==> flow/design.v <==
`timescale 1ns / 1ps
module top_module(
    input  wire        clkr,
    input  wire        rst,
    input  wire        rxr,
    input  wire [4:0]  btnr,
    output wire        spr,
    output wire [7:0]  hr,
    output wire [7:0]  mr,
    output wire [4:0]  date,
    output wire [4:0]  month,
    output wire [7:0]  year,
    output wire [6:0]  seg,
    output wire [3:0]  an,
    output wire        dp
);
    reg [4:0] btnr_prev;
    reg [4:0] btnr_sync;
    wire btn_time_edge;
    wire btn_date_edge;
    wire btn_stopwatch;
    wire btn_sw_reset;       
    wire btn_sw_startstop;   
    always @(posedge clkr) begin
        if (rst) begin
            btnr_sync <= 5'b0;
            btnr_prev <= 5'b0;
        end else begin
            btnr_sync <= btnr;
            btnr_prev <= btnr_sync;
        end
    end
    assign btn_time_edge = btnr_sync[0] && !btnr_prev[0];
    assign btn_date_edge = btnr_sync[1] && !btnr_prev[1];
    assign btn_stopwatch = btnr_sync[2];   
    assign btn_sw_reset = btnr_sync[3] && !btnr_prev[3];      
    assign btn_sw_startstop = btnr_sync[4] && !btnr_prev[4];  
    reg tx_start;
    reg [7:0] tx_data;
    wire tx_busy;
    wire tx_out;
    uart_tx #(
        .BAUD_RATE(9600),
        .CLOCK_FREQ(153_600)
    ) uart_tx_inst (
        .clk(clkr),
        .rst(rst),
        .tx_start(tx_start),
        .tx_data(tx_data),
        .tx(tx_out),
        .tx_busy(tx_busy)
    );
    assign spr = tx_out;
    reg [1:0] tx_state;
    localparam TX_IDLE = 0, TX_WAIT_BUSY = 1, TX_WAIT_DONE = 2;
    always @(posedge clkr) begin
        if (rst) begin
            tx_state <= TX_IDLE;
            tx_start <= 0;
        end else
        case(tx_state)
            TX_IDLE: begin
                tx_start <= 0;
                if (btn_time_edge) begin
                    tx_data <= 8'd0;
                    tx_start <= 1;
                    tx_state <= TX_WAIT_BUSY;
                end
                else if (btn_date_edge) begin
                    tx_data <= 8'd1;
                    tx_start <= 1;
                    tx_state <= TX_WAIT_BUSY;
                end
            end
            TX_WAIT_BUSY: begin
                tx_start <= 0;
                if (tx_busy) begin
                    tx_state <= TX_WAIT_DONE;
                end
            end
            TX_WAIT_DONE: begin
                if (!tx_busy) begin
                    tx_state <= TX_IDLE;
                end
            end
            default: tx_state <= TX_IDLE;
        endcase
    end
    wire rx_ready;
    wire [7:0] rx_data;
    uart_rx #(
        .BAUD_RATE(9600),
        .CLOCK_FREQ(153_600)
    ) uart_rx_inst (
        .clk(clkr),
        .rst(rst),
        .rx(rxr),
        .rx_ready(rx_ready),
        .rx_data(rx_data)
    );
    reg [2:0] rx_state;
    reg [1:0] byte_count;
    localparam RX_IDLE = 0, RX_TIME = 1, RX_DATE = 2;
    reg [7:0] hr_reg, mr_reg, sec_reg;
    reg [4:0] date_reg, month_reg;
    reg [7:0] year_reg;
    assign hr = hr_reg;
    assign mr = mr_reg;
    assign date = date_reg;
    assign month = month_reg;
    assign year = year_reg;
    reg [9:0] clk_1hz_counter;
    reg clk_1hz_pulse;
    always @(posedge clkr) begin
        if (rst) begin
            clk_1hz_counter <= 0;
            clk_1hz_pulse <= 0;
        end else if (clk_1hz_counter == 1_000 - 1) begin
            clk_1hz_counter <= 0;
            clk_1hz_pulse <= 1;
        end else begin
            clk_1hz_counter <= clk_1hz_counter + 1;
            clk_1hz_pulse <= 0;
        end
    end
    always @(posedge clkr) begin
        if (rst) begin
            rx_state <= RX_IDLE;
            byte_count <= 0;
            hr_reg <= 0;
            mr_reg <= 0;
            sec_reg <= 0;
            date_reg <= 0;
            month_reg <= 0;
            year_reg <= 0;
        end else
        case(rx_state)
            RX_IDLE: begin
                byte_count <= 0;
                if (btn_time_edge) begin
                    rx_state <= RX_TIME;
                end
                else if (btn_date_edge) begin
                    rx_state <= RX_DATE;
                end
                else if (clk_1hz_pulse) begin
                    if (sec_reg == 59) begin
                        sec_reg <= 0;
                        if (mr_reg == 59) begin
                            mr_reg <= 0;
                            if (hr_reg == 23) begin
                                hr_reg <= 0;
                            end else begin
                                hr_reg <= hr_reg + 1;
                            end
                        end else begin
                            mr_reg <= mr_reg + 1;
                        end
                    end else begin
                        sec_reg <= sec_reg + 1;
                    end
                end
            end
            RX_TIME: begin
                if (rx_ready) begin
                    case(byte_count)
                        2'd0: hr_reg <= rx_data;
                        2'd1: mr_reg <= rx_data;
                        2'd2: sec_reg <= rx_data;
                    endcase
                    if (byte_count == 2'd2) begin
                        rx_state <= RX_IDLE;
                    end else begin
                        byte_count <= byte_count + 1;
                    end
                end
            end
            RX_DATE: begin
                if (rx_ready) begin
                    case(byte_count)
                        2'd0: date_reg <= rx_data[4:0];
                        2'd1: month_reg <= rx_data[4:0];
                        2'd2: year_reg <= rx_data;
                    endcase
                    if (byte_count == 2'd2) begin
                        rx_state <= RX_IDLE;
                    end else begin
                        byte_count <= byte_count + 1;
                    end
                end
            end
            default: rx_state <= RX_IDLE;
        endcase
    end
    wire [6:0] seg_sw;
    wire [3:0] an_sw;
    wire dp_sw;
    stopwatch_simple sw_inst (
        .CLK100MHZ(clkr),
        .rst(rst),
        .btn_reset(btn_sw_reset),
        .btn_startstop(btn_sw_startstop),
        .seg(seg_sw),
        .an(an_sw),
        .dp(dp_sw)
    );
    wire [6:0] seg_time;
    wire [3:0] an_time;
    wire dp_time;
    reg display_mode;
    always @(posedge clkr) begin
        if (rst) begin
            display_mode <= 0;
        end else if (btn_time_edge) begin
            display_mode <= 0;   
        end else if (btn_date_edge) begin
            display_mode <= 1;   
        end
    end
    seven_seg_display display_inst (
        .clk(clkr),
        .rst(rst),
        .hr(hr_reg),
        .mr(mr_reg),
        .date(date_reg),
        .month(month_reg),
        .mode(display_mode),
        .seg(seg_time),
        .an(an_time),
        .dp(dp_time)
    );
    assign seg = btn_stopwatch ? seg_sw : seg_time;
    assign an = btn_stopwatch ? an_sw : an_time;
    assign dp = btn_stopwatch ? dp_sw : dp_time;
endmodule
module seven_seg_display(
    input wire clk,
    input wire rst,
    input wire [7:0] hr,
    input wire [7:0] mr,
    input wire [4:0] date,
    input wire [4:0] month,
    input wire mode,   
    output reg [6:0] seg,
    output reg [3:0] an,
    output wire dp
);
    assign dp = 1'b1;   
    wire [3:0] hr_tens = hr / 10;
    wire [3:0] hr_ones = hr % 10;
    wire [3:0] mr_tens = mr / 10;
    wire [3:0] mr_ones = mr % 10;
    wire [3:0] date_tens = date / 10;
    wire [3:0] date_ones = date % 10;
    wire [3:0] month_tens = month / 10;
    wire [3:0] month_ones = month % 10;
    reg [1:0] digit_select;
    reg [5:0] refresh_counter;
    always @(posedge clk) begin
        if (rst) begin
            refresh_counter <= 0;
            digit_select <= 0;
        end else begin
        refresh_counter <= refresh_counter + 1;
        if (refresh_counter == 50) begin
            refresh_counter <= 0;
            digit_select <= digit_select + 1;
        end
        end
    end
    reg [3:0] bcd_digit;
    always @(*) begin
        if (mode == 0) begin
            case(digit_select)
                2'b00: begin an = 4'b1110; bcd_digit = mr_ones; end
                2'b01: begin an = 4'b1101; bcd_digit = mr_tens; end
                2'b10: begin an = 4'b1011; bcd_digit = hr_ones; end
                2'b11: begin an = 4'b0111; bcd_digit = hr_tens; end
            endcase
        end else begin
            case(digit_select)
                2'b00: begin an = 4'b1110; bcd_digit = month_ones; end
                2'b01: begin an = 4'b1101; bcd_digit = month_tens; end
                2'b10: begin an = 4'b1011; bcd_digit = date_ones; end
                2'b11: begin an = 4'b0111; bcd_digit = date_tens; end
            endcase
        end
    end
    always @(*) begin
        case(bcd_digit)
            4'd0: seg = 7'b1000000;
            4'd1: seg = 7'b1111001;
            4'd2: seg = 7'b0100100;
            4'd3: seg = 7'b0110000;
            4'd4: seg = 7'b0011001;
            4'd5: seg = 7'b0010010;
            4'd6: seg = 7'b0000010;
            4'd7: seg = 7'b1111000;
            4'd8: seg = 7'b0000000;
            4'd9: seg = 7'b0010000;
            default: seg = 7'b1111111;
        endcase
    end
endmodule
module uart_tx #(
    parameter BAUD_RATE = 9600,
    parameter CLOCK_FREQ = 100_000_000
)(
    input wire clk,
    input wire rst,
    input wire tx_start,
    input wire [7:0] tx_data,
    output reg tx,
    output reg tx_busy
);
    localparam integer CLK_PER_BIT = CLOCK_FREQ / BAUD_RATE;
    reg [3:0] clk_count;
    reg [3:0] bit_index;
    reg [7:0] tx_data_reg;
    reg [2:0] state;
    localparam IDLE = 3'd0;
    localparam START_BIT = 3'd1;
    localparam DATA_BITS = 3'd2;
    localparam STOP_BIT = 3'd3;
    always @(posedge clk) begin
        if (rst) begin
            tx <= 1'b1;
            tx_busy <= 1'b0;
            state <= IDLE;
            clk_count <= 0;
            bit_index <= 0;
        end else
        case(state)
            IDLE: begin
                tx <= 1'b1;
                clk_count <= 0;
                bit_index <= 0;
                tx_busy <= 1'b0;
                if (tx_start) begin
                    tx_data_reg <= tx_data;
                    tx_busy <= 1'b1;
                    state <= START_BIT;
                end
            end
            START_BIT: begin
                tx <= 1'b0;
                if (clk_count < CLK_PER_BIT - 1) begin
                    clk_count <= clk_count + 1;
                end else begin
                    clk_count <= 0;
                    state <= DATA_BITS;
                end
            end
            DATA_BITS: begin
                tx <= tx_data_reg[bit_index];
                if (clk_count < CLK_PER_BIT - 1) begin
                    clk_count <= clk_count + 1;
                end else begin
                    clk_count <= 0;
                    if (bit_index < 7) begin
                        bit_index <= bit_index + 1;
                    end else begin
                        bit_index <= 0;
                        state <= STOP_BIT;
                    end
                end
            end
            STOP_BIT: begin
                tx <= 1'b1;
                if (clk_count < CLK_PER_BIT - 1) begin
                    clk_count <= clk_count + 1;
                end else begin
                    clk_count <= 0;
                    state <= IDLE;
                end
            end
            default: state <= IDLE;
        endcase
    end
endmodule
module uart_rx #(
    parameter BAUD_RATE = 9600,
    parameter CLOCK_FREQ = 100_000_000
)(
    input wire clk,
    input wire rst,
    input wire rx,
    output reg rx_ready,
    output reg [7:0] rx_data
);
    localparam integer CLK_PER_BIT = CLOCK_FREQ / BAUD_RATE;
    reg [3:0] clk_count;
    reg [3:0] bit_index;
    reg [7:0] rx_data_reg;
    reg [2:0] state;
    reg rx_sync, rx_prev;
    localparam IDLE = 3'd0;
    localparam START_BIT = 3'd1;
    localparam DATA_BITS = 3'd2;
    localparam STOP_BIT = 3'd3;
    always @(posedge clk) begin
        if (rst) begin
            rx_sync <= 1'b1;
            rx_prev <= 1'b1;
        end else begin
            rx_sync <= rx;
            rx_prev <= rx_sync;
        end
    end
    always @(posedge clk) begin
        rx_ready <= 1'b0;
        if (rst) begin
            rx_data <= 8'd0;
            state <= IDLE;
            clk_count <= 0;
            bit_index <= 0;
        end else
        case(state)
            IDLE: begin
                clk_count <= 0;
                bit_index <= 0;
                if (rx_prev == 1'b1 && rx_sync == 1'b0) begin
                    state <= START_BIT;
                end
            end
            START_BIT: begin
                if (clk_count < (CLK_PER_BIT / 2) - 1) begin
                    clk_count <= clk_count + 1;
                end else begin
                    clk_count <= 0;
                    if (rx_sync == 1'b0) begin
                        state <= DATA_BITS;
                    end else begin
                        state <= IDLE;
                    end
                end
            end
            DATA_BITS: begin
                if (clk_count < CLK_PER_BIT - 1) begin
                    clk_count <= clk_count + 1;
                end else begin
                    clk_count <= 0;
                    rx_data_reg[bit_index] <= rx_sync;
                    if (bit_index < 7) begin
                        bit_index <= bit_index + 1;
                    end else begin
                        bit_index <= 0;
                        state <= STOP_BIT;
                    end
                end
            end
            STOP_BIT: begin
                if (clk_count < CLK_PER_BIT - 1) begin
                    clk_count <= clk_count + 1;
                end else begin
                    clk_count <= 0;
                    rx_ready <= 1'b1;
                    rx_data <= rx_data_reg;
                    state <= IDLE;
                end
            end
            default: state <= IDLE;
        endcase
    end
endmodule
module stopwatch_simple(
    input  wire CLK100MHZ,
    input  wire rst,
    input  wire btn_reset,       
    input  wire btn_startstop,   
    output reg  [6:0] seg,
    output reg  [3:0] an,
    output wire dp
);
    assign dp = 1'b1;   
    reg running;
    always @(posedge CLK100MHZ) begin
        if (rst || btn_reset) begin
            running <= 0;   
        end else if (btn_startstop) begin
            running <= ~running;   
        end
    end
    reg [6:0] cnt;
    reg tick_10hz;
    always @(posedge CLK100MHZ) begin
        if (rst) begin
            cnt <= 0;
            tick_10hz <= 0;
        end else if (cnt == 100 - 1) begin   
            cnt <= 0;
            tick_10hz <= 1;
        end else begin
            cnt <= cnt + 1;
            tick_10hz <= 0;
        end
    end
    reg [5:0] seconds;   
    reg [5:0] minutes;   
    reg [3:0] centisec;  
    always @(posedge CLK100MHZ) begin
        if (rst || btn_reset) begin
            seconds <= 0;
            minutes <= 0;
            centisec <= 0;
        end else if (running && tick_10hz) begin
            if (centisec == 9) begin
                centisec <= 0;
                if (seconds == 59) begin
                    seconds <= 0;
                    if (minutes == 59) begin
                        minutes <= 0;
                    end else begin
                        minutes <= minutes + 1;
                    end
                end else begin
                    seconds <= seconds + 1;
                end
            end else begin
                centisec <= centisec + 1;
            end
        end
    end
    wire [3:0] s1 = seconds % 10;
    wire [3:0] s10 = seconds / 10;
    wire [3:0] m1 = minutes % 10;
    wire [3:0] m10 = minutes / 10;
    reg [1:0] sel;
    reg [5:0] refresh_cnt;
    always @(posedge CLK100MHZ) begin
        if (rst) begin
            refresh_cnt <= 0;
            sel <= 0;
        end else begin
        refresh_cnt <= refresh_cnt + 1;
        if (refresh_cnt == 50) begin
            refresh_cnt <= 0;
            sel <= sel + 1;
        end
        end
    end
    reg [3:0] digit;
    always @(*) begin
        case(sel)
            2'b00: begin an = 4'b1110; digit = s1; end    
            2'b01: begin an = 4'b1101; digit = s10; end   
            2'b10: begin an = 4'b1011; digit = m1; end    
            2'b11: begin an = 4'b0111; digit = m10; end   
        endcase
    end
    always @(*) begin
        case(digit)
            4'd0: seg = 7'b1000000;
            4'd1: seg = 7'b1111001;
            4'd2: seg = 7'b0100100;
            4'd3: seg = 7'b0110000;
            4'd4: seg = 7'b0011001;
            4'd5: seg = 7'b0010010;
            4'd6: seg = 7'b0000010;
            4'd7: seg = 7'b1111000;
            4'd8: seg = 7'b0000000;
            4'd9: seg = 7'b0010000;
            default: seg = 7'b1111111;
        endcase
    end
endmodule
Tool chain data of top_module:

What the tools print for top_module, step after step.
Lines are those of the file above, counted from 1.
Operators carry their Yosys type and port widths (W data, S select, Z words).
Cell names lack the library's common part.
A cell with - has no value.

* top: top_module
* clock input: clkr
* library: sky130hd
* corner: tt_025C_1v80

After elaboration:

Source: Yosys, flattened and elaborated, memories not mapped. Widths are those after wreduce. Registers that Yosys merges into a memory's read port (data or address) are not register bits. Print and check cells do not count. Equal cells are merged and count once.
Memory sizes are those after Yosys's memory passes, which may raise the word count (mostly to a power of two), join words into wider ones and drop unused or constant bits.

* register bits: 158
* memory cells: 2
* output and inout port bits: 47
* ROM bits: 224
* elaborated cells: 279
* bits of input ports: 8

* bitwise gates (word level): 8
* add/subtract/negate cells: 18
* reduce/logical cells: 56
* order comparisons: 5
* equality and inequality tests: 54
* div/mod/pow operators: 12
* shift-type cells: 3
* multiplexer cells: 81

Memory list
* (name not given): depth 16, bits a word 7, rd ports 1, wr ports 0, line 290 `case(bcd_digit)`
* (name not given): depth 16, bits a word 7, rd ports 1, wr ports 0, line 552 `case(digit)`

Operators by type and width (number)
* $div A5 B4 Y32 const B: 2
* $mod A5 B4 Y32 const B: 2
* $div A6 B4 Y32 const B: 2
* $mod A6 B4 Y32 const B: 2
* $div A8 B4 Y32 const B: 2
* $mod A8 B4 Y32 const B: 2
* $mux W8: 21
* $pmux W4 S4: 5
* $pmux W8 S2: 3
* $mux W3: 14
* $mux W4: 10
* $ne A2 B2 Y1 const B: 19
* $reduce_and A3 Y1: 10
* $add A6 B1 Y6 const B: 4
* $eq A6 B6 Y1 const B: 4
* $add A8 B1 Y8 const B: 3
* $pmux W3 S4: 2
* $pmux W4 S2: 3
* $add A4 B1 Y4 const B: 5
* $reduce_or A2 Y1: 9
* $eq A8 B6 Y1 const B: 2
* $eq A3 B2 Y1 const B: 5
* $mux W2: 7
* $eq A2 B2 Y1 const B: 6
* $lt A4 B3 Y1 const B: 3
* $pmux W4 S3: 1
* $mux W6: 2
* $add A10 B1 Y10 const B: 1

Other operator kinds: 40; their cells: 86.

Longest topological paths:

Longest topological path by Yosys (ltp), each cell counted once; first at word level (registers and memories cut), then after technology mapping (sequential cells cut; the memories' decode and read muxes count).

* word-level depth: 8
* ABC_AREA: 0
* mapped depth: 24
* mapped depth without buffers: 22

After synthesis:

Yosys stat after the flow's synthesis: flattened, memories mapped to cells. It holds for the ABC_AREA given above (unset counts as 0); a run with the other value may have another netlist.

* flip-flop cells: 160
* mapped area: 10269.8 µm²
* standard cells after synthesis: 1255
* area of sequential cells: 3303.2 µm²
* buffers: 57

Cells by type
* dfxtp_1: number 150, area in all 3002.88 µm²
* mux2i_1: number 70, area in all 700.672 µm²
* ha_1: number 55, area in all 688.16 µm²
* nor2_1: number 180, area in all 675.648 µm²
* nand2_1: number 106, area in all 397.882 µm²
* a21oi_1: number 78, area in all 390.374 µm²
* o21ai_0: number 71, area in all 355.341 µm²
* edfxtp_1: number 10, area in all 300.288 µm²
* mux2_2: number 20, area in all 225.216 µm²
* nand3_1: number 45, area in all 225.216 µm²
* xor2_1: number 21, area in all 183.926 µm²
* inv_1: number 43, area in all 161.405 µm²
* a22oi_1: number 21, area in all 157.651 µm²
* xnor2_1: number 18, area in all 157.651 µm²
* a211oi_1: number 20, area in all 150.144 µm²
* nor2b_1: number 24, area in all 150.144 µm²
* nor3_1: number 27, area in all 135.13 µm²
* clkbuf_1: number 31, area in all 116.362 µm²

Not listed: further types 75, cells in them 265.
The figures by module come from a second, unflattened synthesis with its own total; it is not the netlist above.

* cells (unflattened synthesis): 1270
* area total of the unflattened synthesis: 10978.0 µm²

Each row is one instance without its submodules.

By module
* top_module: area 3498.4 µm², times used 1, cells 390, seq. area 1471.4 µm²
* stopwatch_simple: area 2720.1 µm², times used 1, cells 331, seq. area 660.6 µm²
* seven_seg_display: area 2361.0 µm², times used 1, cells 322, seq. area 160.2 µm²
* uart_rx: area 1451.4 µm², times used 1, cells 139, seq. area 700.7 µm²
* uart_tx: area 947.2 µm², times used 1, cells 88, seq. area 520.5 µm²

Path before layout:

Source: OpenSTA report_checks on the synthesized netlist (no wires, ideal clock, input and output delay 20% of the period each), path of least setup slack; recovery checks are left aside. Register names are those of the netlist, which keeps one name where synthesis merged equal registers.

* kind: flip-flop to output port
* from: register display_mode
* to: output seg[1]
* output delay: 2.000 ns
* path slack: 2.912 ns
* arrival time: 5.088 ns
* required time: 8.000 ns
* period: 10.0 ns
* path delay: 5.088 ns
* launch time at the first pin: 0.000 ns
* stages on the path: 23
* path buffers: 4
* period reached after synthesis: 7.088 ns

"path delay" = arrival - input delay + setup time.
At an output port there is no setup time.
"stages on the path": output pins that drive a net of the path, with the launching flip-flop's if there is one; two outputs of one cell count as two.
"period reached after synthesis" is the clock period less the worst setup slack; recovery checks do not enter. This is arithmetic on one report: input and output delays are still those of the set period (20% each).
The rows between start and end are the longest chain of elaborated cells between them; the timing report does not say that the signal goes this way. Where chains are equally long, one stands for them.
A line is the first line of the expression or statement that the cell stems from. Yosys adds cells for indexed reads and writes and turns some case tables into memories.
The chain passes a memory read, where the word-level depth is cut; so it can be longer than that depth.
A register here has more assigning lines than the two given.

* cell sequence: dfxtp_1 -> buf_6 -> buf_6 -> clkbuf_1 -> buf_1 -> or2_2 -> ha_1 -> o21bai_2 -> ha_1 -> nor3_2 -> a31oi_4 -> a32o_1 -> a211oi_1 -> nor2_2 -> o311a_1 -> o21ai_0 -> nand2_1 -> nor2_1 -> xnor2_1 -> mux2_2 -> ha_1 -> nand2b_1 -> a221oi_1
* cells in the longest elaborated chain: 3
* elaborated cells on any way between the ends: 3
* source lines of those cells: 3
* classes of those cells: mux: 2; memory: 1

Ends and longest elaborated chain, after synthesis
* from (decl): line 210 `reg display_mode;`
* from (assign): line 213 `display_mode <= 0;`
* from (assign): line 215 `display_mode <= 0;`
* $mux W4: line 273 `if (mode == 0) begin`
* $mem_v2 Z16 W7: line 290 `case(bcd_digit)`
* $mux W7: line 232 `assign seg = btn_stopwatch ? seg_sw : seg_time;`
* to (decl): line 13 `output wire [6:0]  seg,`

Worst path after layout:

Path of least setup slack in the final report of run A (OpenROAD, finished layout, wires in). Where an end is a register, its clock arrival counts in the times.

* kind: flip-flop to output port
* from: register display_inst.digit_select[1]
* to: output seg[1]
* path buffers: 5
* launch time at the first pin: 0.41 ns
* period: 6.2 ns
* output delay: 1.24 ns
* arrival time: 4.84 ns
* required time: 4.96 ns
* stages on the path: 24
* path slack: 0.12 ns

The rows between start and end are the longest chain of elaborated cells between them; the timing report does not say that the signal goes this way. Where chains are equally long, one stands for them.
The chain passes a memory read, where the word-level depth is cut; so it can be longer than that depth.

* cell sequence: dfxtp_2 -> inv_2 -> ha_4 -> buf_6 -> mux2i_2 -> nor2_1 -> ha_2 -> o21bai_4 -> ha_4 -> nor3_4 -> buf_4 -> nand2b_4 -> or4_4 -> o211ai_2 -> nor2_2 -> o311a_1 -> buf_4 -> o21a_1 -> o31a_1 -> a21boi_4 -> buf_4 -> nand2b_4 -> a221oi_2 -> buf_2
* cells in the longest elaborated chain: 5
* elaborated cells on any way between the ends: 9
* classes of those cells: eq/ne: 3; mux: 4; reduce/logical: 1; memory: 1

Ends and longest elaborated chain, after layout
* from (decl): line 257 `reg [1:0] digit_select;`
* from (assign): line 262 `digit_select <= 0;`
* from (assign): line 267 `digit_select <= digit_select + 1;`
* $eq A2 B2 Y1: line 274 `case(digit_select)`
* $pmux W4 S4: line 274
* $mux W4: line 273 `if (mode == 0) begin`
* $mem_v2 Z16 W7: line 290 `case(bcd_digit)`
* $mux W7: line 232 `assign seg = btn_stopwatch ? seg_sw : seg_time;`
* to (decl): line 13 `output wire [6:0]  seg,`

## Implementation results

top_module through Yosys and OpenROAD on sky130hd: 2 stored runs, unordered, with their settings and measured results. The constraints put input and output delay at 20% of the set period each and load the outputs with 0.01 pF.
"critical path time": the worst setup path's part of the clock period (all of it between registers, 20% less for each end at a port) less its slack. A launch clock that arrives late makes it longer, a capture clock that arrives late makes it shorter.

### Run A

==> flow/run.sh <==
#!/bin/bash
# the make line also repeats the synthesis and layout settings of config.mk as NAME=value (left out here)
make -C /OpenROAD-flow-scripts/flow DESIGN_CONFIG=/design/flow/config.mk WORK_HOME=/design/flow/orfs CLKGATE_MAP_FILE= finish
==> flow/config.mk <==
export PLATFORM = sky130hd
export DESIGN_NAME = top_module
export DESIGN_NICKNAME = top_module
export VERILOG_FILES = /design/flow/design.v
export SDC_FILE = /design/flow/constraint.sdc
export NUM_CORES = 4
export LEC_CHECK = 0
export CAP_MARGIN = 40
export CELL_PAD_IN_SITES_DETAIL_PLACEMENT = 1
export CELL_PAD_IN_SITES_GLOBAL_PLACEMENT = 3
export CORE_MARGIN = 6
export CORE_UTILIZATION = 40
export CTS_CLUSTER_DIAMETER = 388
export CTS_CLUSTER_SIZE = 83
export GPL_ROUTABILITY_DRIVEN = 0
export HOLD_SLACK_MARGIN = 0.29
export MAX_ROUTING_LAYER = met4
export MIN_ROUTING_LAYER = met1
export SLEW_MARGIN = 15
export TNS_END_PERCENT = 5
==> flow/constraint.sdc <==
create_clock -name core_clock -period 6.2 [get_ports {clkr}]
set_input_delay 1.2400 -clock core_clock [delete_from_list [all_inputs] [get_ports {clkr}]]
set_output_delay 1.2400 -clock core_clock [all_outputs]
set_load 0.01 [all_outputs]

Results of run A:
- Yosys chip area after synthesis: 10269.8 µm²
- Area of the die: 29664.9 µm²
- Post-route utilization: 0.496
- Setup slack of the worst path: 0.116 ns
- Sum of negative setup slack: 0.000 ns
- Critical path time: 4.84 ns
- Critical path kind: flip-flop to output port

### Run B

==> flow/run.sh <==
#!/bin/bash
# the make line also repeats the synthesis and layout settings of config.mk as NAME=value (left out here)
make -C /OpenROAD-flow-scripts/flow DESIGN_CONFIG=/design/flow/config.mk WORK_HOME=/design/flow/orfs CLKGATE_MAP_FILE= finish
==> flow/config.mk <==
export PLATFORM = sky130hd
export DESIGN_NAME = top_module
export DESIGN_NICKNAME = top_module
export VERILOG_FILES = /design/flow/design.v
export SDC_FILE = /design/flow/constraint.sdc
export NUM_CORES = 4
export LEC_CHECK = 0
export ABC_AREA = 1
export CAP_MARGIN = 20
export CORE_ASPECT_RATIO = 0.74
export CORE_MARGIN = 2
export CORE_UTILIZATION = 44
export CTS_CLUSTER_DIAMETER = 227
export MAX_ROUTING_LAYER = met4
export PLACE_DENSITY_LB_ADDON = 0.01
export SLEW_MARGIN = 20
export TNS_END_PERCENT = 80
==> flow/constraint.sdc <==
create_clock -name core_clock -period 6.15 [get_ports {clkr}]
set_input_delay 1.2300 -clock core_clock [delete_from_list [all_inputs] [get_ports {clkr}]]
set_output_delay 1.2300 -clock core_clock [all_outputs]
set_load 0.01 [all_outputs]

Results of run B:
- Yosys chip area after synthesis: 9938.3 µm²
- Area of the die: 23819.4 µm²
- Post-route utilization: 0.538
- Setup slack of the worst path: 0.254 ns
- Sum of negative setup slack: 0.000 ns
- Critical path time: 4.67 ns
- Critical path kind: flip-flop to output port
